==> flow/design.v <==
module axi_stream_insert_header #(
    parameter DATA_WD = 32,
    parameter DATA_BYTE_WD = DATA_WD / 8,
    parameter BYTE_CNT_WD = $clog2(DATA_BYTE_WD)
) (
    input clk,
    input rst_n,
    input valid_in,
    input [DATA_WD-1 : 0] data_in,
    input [DATA_BYTE_WD-1 : 0] keep_in,
    input last_in,
    output ready_in,
    output valid_out,
    output [DATA_WD-1 : 0] data_out,
    output [DATA_BYTE_WD-1 : 0] keep_out,
    output last_out,
    input ready_out,
    input valid_insert,
    input [DATA_WD-1 : 0] header_insert,
    input [DATA_BYTE_WD-1 : 0] keep_insert,
    input [BYTE_CNT_WD : 0] byte_insert_cnt,
    output ready_insert
);
function [BYTE_CNT_WD:0]count_1;
    input [DATA_BYTE_WD-1:0] data_in;
    reg [BYTE_CNT_WD:0]cnt,n;
begin
    cnt=0;
    for (n=0;n<DATA_BYTE_WD; n=n+1) begin
        if(data_in[n])
            cnt = cnt+1'b1; 
            count_1 =cnt;
    end
end
endfunction
localparam IDEL = 4'b0001;
localparam HAEDER_INSERT = 4'b0010;
localparam WAIT = 4'b0100;
localparam IN_OUT = 4'b1000;
reg [3:0] current_state;
reg [3:0] next_state;
reg [BYTE_CNT_WD : 0] byte_insert_cnt_temp;
reg [DATA_BYTE_WD-1 : 0] keep_insert_temp;
reg [DATA_WD-1:0] mem [0:4];
reg [1:0] addr_in;
reg [1:0] addr_out;
reg[4:0] cnt_temp;
reg [DATA_BYTE_WD-1 : 0] keepin_last;
wire [BYTE_CNT_WD:0] keepin_last_count;
wire [4:0] out_cnt ;
reg [2*DATA_WD-1 : 0] data_out_reg;
reg [2*DATA_BYTE_WD-1 : 0] keep_out_reg;
reg last_out_reg;
reg [4:0]cnt_out_temp;
    assign keepin_last_count = count_1(keepin_last); 
    assign ready_in = (current_state == HAEDER_INSERT || current_state==IN_OUT)?1'b1:1'b0;
    assign ready_insert = (current_state == IDEL)?1'b1:1'b0;
    assign valid_out = (current_state == IN_OUT)?1'b1:1'b0;
    assign out_cnt = (keepin_last_count+byte_insert_cnt_temp>DATA_BYTE_WD)?cnt_temp+1'b1:cnt_temp; 
    always @(posedge clk or negedge rst_n) begin
        if(!rst_n)begin
            current_state <= IDEL;
        end else begin
            current_state <= next_state;
        end
    end
    always @(*) begin
        next_state = IDEL;
        case (current_state)
            IDEL:begin
                if(valid_insert && ready_insert) 
                    next_state = HAEDER_INSERT;
                else 
                    next_state = IDEL;     
            end
            HAEDER_INSERT:begin
                if(ready_out && addr_in == 2'd3) 
                    next_state = IN_OUT;
                else if(addr_in == 2'd3)
                    next_state = WAIT; 
                else
                    next_state = HAEDER_INSERT;     
            end
            WAIT:begin
                if(valid_in && ready_out) 
                    next_state = IN_OUT;
                else 
                    next_state = WAIT;     
            end
            IN_OUT:begin
                if(last_out) 
                    next_state = IDEL;
                else 
                    next_state = IN_OUT;     
            end
            default: next_state = IDEL;
        endcase    
    end
    always @(posedge clk or negedge rst_n) begin
        if(!rst_n)begin
            byte_insert_cnt_temp <= 'b0;
            keep_insert_temp <= 'b0;
        end else if(valid_insert && ready_insert) begin
            byte_insert_cnt_temp <= byte_insert_cnt; 
            keep_insert_temp <= keep_insert;
        end else begin
            byte_insert_cnt_temp <= byte_insert_cnt_temp;
            keep_insert_temp <= keep_insert_temp;
        end
    end
    integer k;
    always @(posedge clk or negedge rst_n) begin
        if(!rst_n)begin
            addr_in <= 2'd0;
            cnt_temp <= 5'b0;
            keepin_last <= 'b0; 
            for(k=0;k<=4;k=k+1) 
               mem[k] <= 32'b0;        
        end else if(valid_insert && ready_insert && addr_in==2'd0) begin 
            addr_in <= addr_in + 1'b1;
            mem[addr_in] <= header_insert;
            cnt_temp <= 5'b0;
            keepin_last <= 'b0;
        end else if (valid_in && ready_in && last_in) begin 
            addr_in <= addr_in + 1'b1;
            mem[addr_in] <= data_in;
            cnt_temp <= cnt_temp + 1'b1;
            keepin_last <= keep_in;
        end else if (valid_in && ready_in) begin 
            addr_in <= addr_in + 1'b1;
            mem[addr_in] <= data_in;
            cnt_temp <= cnt_temp + 1'b1;
            keepin_last <= keepin_last;
        end else begin
            addr_in <= addr_in;
            cnt_temp <= cnt_temp;
            keepin_last <= keepin_last;
        end
    end
    always @(posedge clk or negedge rst_n) begin
        if(!rst_n)begin
            data_out_reg <= 'b0;
            keep_out_reg <= 'b0;
            last_out_reg <= 1'b0;
            addr_out <= 'b0;
            cnt_out_temp <= 'b0;
        end else if((current_state==HAEDER_INSERT || current_state==WAIT) && next_state == IN_OUT) begin 
            data_out_reg <= {mem[addr_out],mem[addr_out+1]} << (DATA_BYTE_WD - byte_insert_cnt)*8;
            keep_out_reg <= {DATA_BYTE_WD{1'b1}};
            last_out_reg <= 1'b0;
            addr_out <= addr_out + 1'b1;
            cnt_out_temp <= cnt_out_temp+1'b1;
        end else if (valid_out && ready_out) begin
            data_out_reg <= {mem[addr_out],mem[addr_out+1]} << (DATA_BYTE_WD - byte_insert_cnt)*8; 
            addr_out <= addr_out + 1'b1;
            cnt_out_temp <= cnt_out_temp+1'b1;
            if (cnt_out_temp == out_cnt-1'b1) begin
            last_out_reg <= 1'b1;
            keep_out_reg <= {keep_insert_temp,keepin_last} << (DATA_BYTE_WD - byte_insert_cnt);            
            end else begin                                                                                                                                           
            last_out_reg <= 1'b0;
            keep_out_reg <= {DATA_BYTE_WD{1'b1}};               
            end
        end else begin
            data_out_reg <= data_out_reg;
            keep_out_reg <= keep_out_reg;
            last_out_reg <= 1'b0;
            addr_out <= 'b0;
            cnt_out_temp <= 'b0;
        end
    end
    assign data_out = data_out_reg[2*DATA_WD-1:DATA_WD];
    assign keep_out = (out_cnt == cnt_temp)?keep_out_reg[2*DATA_BYTE_WD-1:DATA_BYTE_WD]:keep_out_reg[DATA_BYTE_WD-1:0];
    assign last_out = last_out_reg;
endmodule
From RTL to reports: axi_stream_insert_header --
Tool output for the design above, in the order of the flow. Line numbers count from 1 in the design file above. Operators carry their Yosys type and port widths (W data, S select, Z words). Cell names lack the library's common part. A cell with n/a has no value.
Inputs: design top axi_stream_insert_header, clock clk, cell library sky130hd, timing corner tt_025C_1v80

After elaboration --
Counts by Yosys on the flattened word-level netlist (proc, flatten, opt, wreduce). Print and check cells are left out.
Bit counts: register bits after elaboration 230, bits of input ports 81
Cells by class: add/subtract/negate cells 11, magnitude comparators 1, equal/unequal tests 21, shift operators 3, muxes and demuxes 63, reduce/logical cells 20
Operator list (count):
- $mux W32 | 26
- $pmux W32 S5 | 1
- $shl A64 B32 Y64 | 2
- $pmux W32 S4 | 1
- $mux W64 | 2
- $shl A8 B32 Y8 | 1
- $mux W5 | 6
- $mux W8 | 3
- $mux W4 | 6
- $pmux W4 S4 | 1
- $mux W3 | 4
- $mux W2 | 6
- $add A5 B1 Y5 const B | 2
- $eq A5 B5 Y1 | 2
- $add A3 B1 Y3 const B | 3
- $logic_and A1 B1 Y1 | 8
- $ne A2 B1 Y1 const B | 4
- $eq A2 B2 Y1 const B | 4
- $reduce_and A2 Y1 | 4
- $eq A4 B4 Y1 const B | 2
- $mux W1 | 7
- $eq A3 B2 Y1 const B | 2
- $sub A5 B1 Y5 const B | 1
- $add A2 B1 Y2 const B | 2
- $eq A2 B1 Y1 const B | 2
- $logic_not A2 Y1 | 2
- $reduce_bool A2 Y1 | 2
- $add A3 B3 Y4 | 1
Not listed: further kinds 11, cells in them 12.

Longest topological paths --
Yosys ltp: most cells in a row. Word level: on the elaborated netlist, between registers, memories and ports. Mapped: between sequential cells and ports; inverters and the memories' decode and read muxes count.
Logic depth: word-level depth 15, ABC_AREA 0, depth in mapped cells 14, mapped depth without buffers 13

After synthesis --
Yosys stat after the flow's synthesis: flattened, memories mapped to cells. It holds for the ABC_AREA given above (unset counts as 0); a run with the other value may have another netlist.
Cell types:
- dfrtp_1 | count 197, area in all 4.93E+03 um2
- o21ai_0 | count 188, area in all 940.902 um2
- nand2_1 | count 232, area in all 870.835 um2
- a222oi_1 | count 67, area in all 670.643 um2
- mux2i_1 | count 63, area in all 630.605 um2
- clkbuf_1 | count 82, area in all 307.795 um2
- a21oi_1 | count 58, area in all 290.278 um2
- ha_1 | count 20, area in all 250.24 um2
- nor2_1 | count 53, area in all 198.941 um2
- a32o_1 | count 17, area in all 170.163 um2
- mux2_2 | count 14, area in all 157.651 um2
- inv_1 | count 38, area in all 142.637 um2
- a22oi_1 | count 15, area in all 112.608 um2
- a221o_1 | count 11, area in all 110.106 um2
- a221oi_1 | count 12, area in all 105.101 um2
- a22o_1 | count 12, area in all 105.101 um2
- nand3_1 | count 21, area in all 105.101 um2
- xor2_1 | count 10, area in all 87.584 um2
Not listed: further types 50, cells in them 166.
Mapped netlist: cells in the netlist 1276, chip area (Yosys) 11400.9 um2, area of sequential cells 4956.0 um2, mapped flip-flops 198, buffers 105

Path before layout --
Source: OpenSTA report_checks on the synthesized netlist (no wires, ideal clock, input and output delay 20% of the period each), path of least setup slack; recovery checks are left aside. Register names are those of the netlist, which keeps one name where synthesis merged equal registers.
Timing after synthesis: path kind reg2out, from reg keepin_last[0], to out keep_out[0], period 5.5 ns, output delay 1.100 ns, arrival time 2.766 ns, required time 4.400 ns, slack 1.634 ns, delay of the path 2.766 ns, stages 12, buffers on the path 0, synthesis period reached 3.866 ns
"delay of the path" = arrival - input delay + setup time. A path that ends at an output port has no setup time. "stages": output pins that drive a net of the path, with the launching flip-flop's if there is one; two outputs of one cell count as two. "synthesis period reached" is the clock period less the worst setup slack; recovery checks do not enter. This is arithmetic on one report: input and output delays are still those of the set period (20% each). Between the ends stands the longest chain of elaborated cells between them, by number of cells; it is not shown to be the way that was timed. Of several equally long chains one is given. A line is the first line of the expression or statement that the cell stems from. Yosys adds cells for indexed reads and writes and turns some case tables into memories. A register here has more assigning lines than the two given.
On the way, after synthesis: cells stage by stage dfrtp_1 inv_1 ha_1 xor2_1 ha_1 mux2_2 inv_1 fa_1 xnor2_1 a21o_1 nor2_2 mux2_2, length of the longest elaborated chain 12, elaborated cells on any way between the ends 12, source lines of those cells 4, classes of those cells add/sub: 4; compare: 1; eq/ne: 1; mux: 6
RTL lines, path after synthesis:
- from (decl) | line 48 | reg [DATA_BYTE_WD-1 : 0] keepin_last;
- from (assign) | line 128 | keepin_last <= keep_in;
- from (assign) | line 133 | keepin_last <= keepin_last;
- $mux W1 | line 30 | if(data_in[n])
- $add A3 B1 Y3 | line 31 | cnt = cnt+1'b1;
- $mux W3 | line 30
- $add A3 B1 Y3 | line 31
- $mux W3 | line 30
- $add A3 B1 Y3 | line 31
- $mux W3 | line 30
- $add A3 B3 Y4 | line 59 | assign out_cnt = (keepin_last_count+byte_insert_cnt_temp>DATA_BYTE_WD)?cnt_temp+1'b1:cnt_temp;
- $gt A4 B3 Y1 | line 59
- $mux W5 | line 59
- $eq A5 B5 Y1 | line 173 | assign keep_out = (out_cnt == cnt_temp)?keep_out_reg[2*DATA_BYTE_WD-1:DATA_BYTE_WD]:keep_out_reg[DATA_BYTE_WD- ...
- $mux W4 | line 173
- to (decl) | line 15 | output [DATA_BYTE_WD-1 : 0] keep_out,

Worst path after layout --
From the final timing report of job 1: the path of least setup slack in the routed layout; clock arrival at registers is part of the times.
Timing post-layout: path kind reg2out, from reg keepin_last[0], to out keep_out[2], period 5.5 ns, output delay 1.10 ns, arrival time 3.95 ns, required time 4.40 ns, slack 0.45 ns, stages 13, buffers on the path 1
Between the ends stands the longest chain of elaborated cells between them, by number of cells; it is not shown to be the way that was timed. Of several equally long chains one is given. A register here has more assigning lines than the two given.
On the way, post-layout: cells stage by stage dfrtp_1 inv_1 ha_1 xor2_1 xor2_1 ha_1 inv_1 fa_1 xnor2_1 a21o_1 nor2_2 mux2_2 clkdlybuf4s50_1, length of the longest elaborated chain 12, elaborated cells on any way between the ends 12, source lines of those cells 4, classes of those cells add/sub: 4; compare: 1; eq/ne: 1; mux: 6
RTL lines, path post-layout:
- from (decl) | line 48 | reg [DATA_BYTE_WD-1 : 0] keepin_last;
- from (assign) | line 128 | keepin_last <= keep_in;
- from (assign) | line 133 | keepin_last <= keepin_last;
- $mux W1 | line 30 | if(data_in[n])
- $add A3 B1 Y3 | line 31 | cnt = cnt+1'b1;
- $mux W3 | line 30
- $add A3 B1 Y3 | line 31
- $mux W3 | line 30
- $add A3 B1 Y3 | line 31
- $mux W3 | line 30
- $add A3 B3 Y4 | line 59 | assign out_cnt = (keepin_last_count+byte_insert_cnt_temp>DATA_BYTE_WD)?cnt_temp+1'b1:cnt_temp;
- $gt A4 B3 Y1 | line 59
- $mux W5 | line 59
- $eq A5 B5 Y1 | line 173 | assign keep_out = (out_cnt == cnt_temp)?keep_out_reg[2*DATA_BYTE_WD-1:DATA_BYTE_WD]:keep_out_reg[DATA_BYTE_WD- ...
- $mux W4 | line 173
- to (decl) | line 15 | output [DATA_BYTE_WD-1 : 0] keep_out,

Subject: axi_stream_insert_header on sky130hd, stored results

Hello all,

4 stored runs of axi_stream_insert_header in the flow (synthesis by Yosys, layout by OpenROAD, sky130hd cells), in arbitrary order. Constraints: input delay and output delay 20% of the set period each, output load 0.01 pF.
[job 1] settings: CORE_UTILIZATION=40, PLACE_DENSITY=0.6, period_ns=5.5, CAP_MARGIN=20, CORE_MARGIN=2, SLEW_MARGIN=20
[job 1] result: chip area after synthesis (Yosys) 11400.9 um2, die area 29868.5 um2, standard-cell area of the final layout 13550.5 um2, worst setup slack after layout 0.452 ns, total negative slack 0.000 ns
[job 2] settings: CORE_UTILIZATION=40, PLACE_DENSITY=0.6, period_ns=7.44, CAP_MARGIN=20, CORE_MARGIN=2, SLEW_MARGIN=20
[job 2] result: chip area after synthesis (Yosys) 11400.9 um2, die area 29868.5 um2, standard-cell area of the final layout 13516.7 um2, worst setup slack after layout 1.964 ns, total negative slack 0.000 ns
[job 3] settings: ABC_AREA=0, CAP_MARGIN=25, CORE_ASPECT_RATIO=0.69, CORE_MARGIN=6, CORE_UTILIZATION=65, CTS_CLUSTER_DIAMETER=257, CTS_CLUSTER_SIZE=54, GPL_TIMING_DRIVEN=0, PLACE_DENSITY_LB_ADDON=0.28, SLEW_MARGIN=0, TNS_END_PERCENT=55, period_ns=4.75
[job 3] result: chip area after synthesis (Yosys) 11400.9 um2, die area 20916.8 um2, standard-cell area of the final layout 13604.3 um2, worst setup slack after layout -0.074 ns, total negative slack -0.074 ns
[job 4] settings: ABC_AREA=1, CORE_UTILIZATION=40, PLACE_DENSITY=0.6, TNS_END_PERCENT=95, period_ns=5.5, CAP_MARGIN=20, CORE_MARGIN=2, SLEW_MARGIN=20
[job 4] result: chip area after synthesis (Yosys) 12270.5 um2, die area 32092.9 um2, standard-cell area of the final layout 14303.7 um2, worst setup slack after layout 0.725 ns, total negative slack 0.000 ns

Thanks
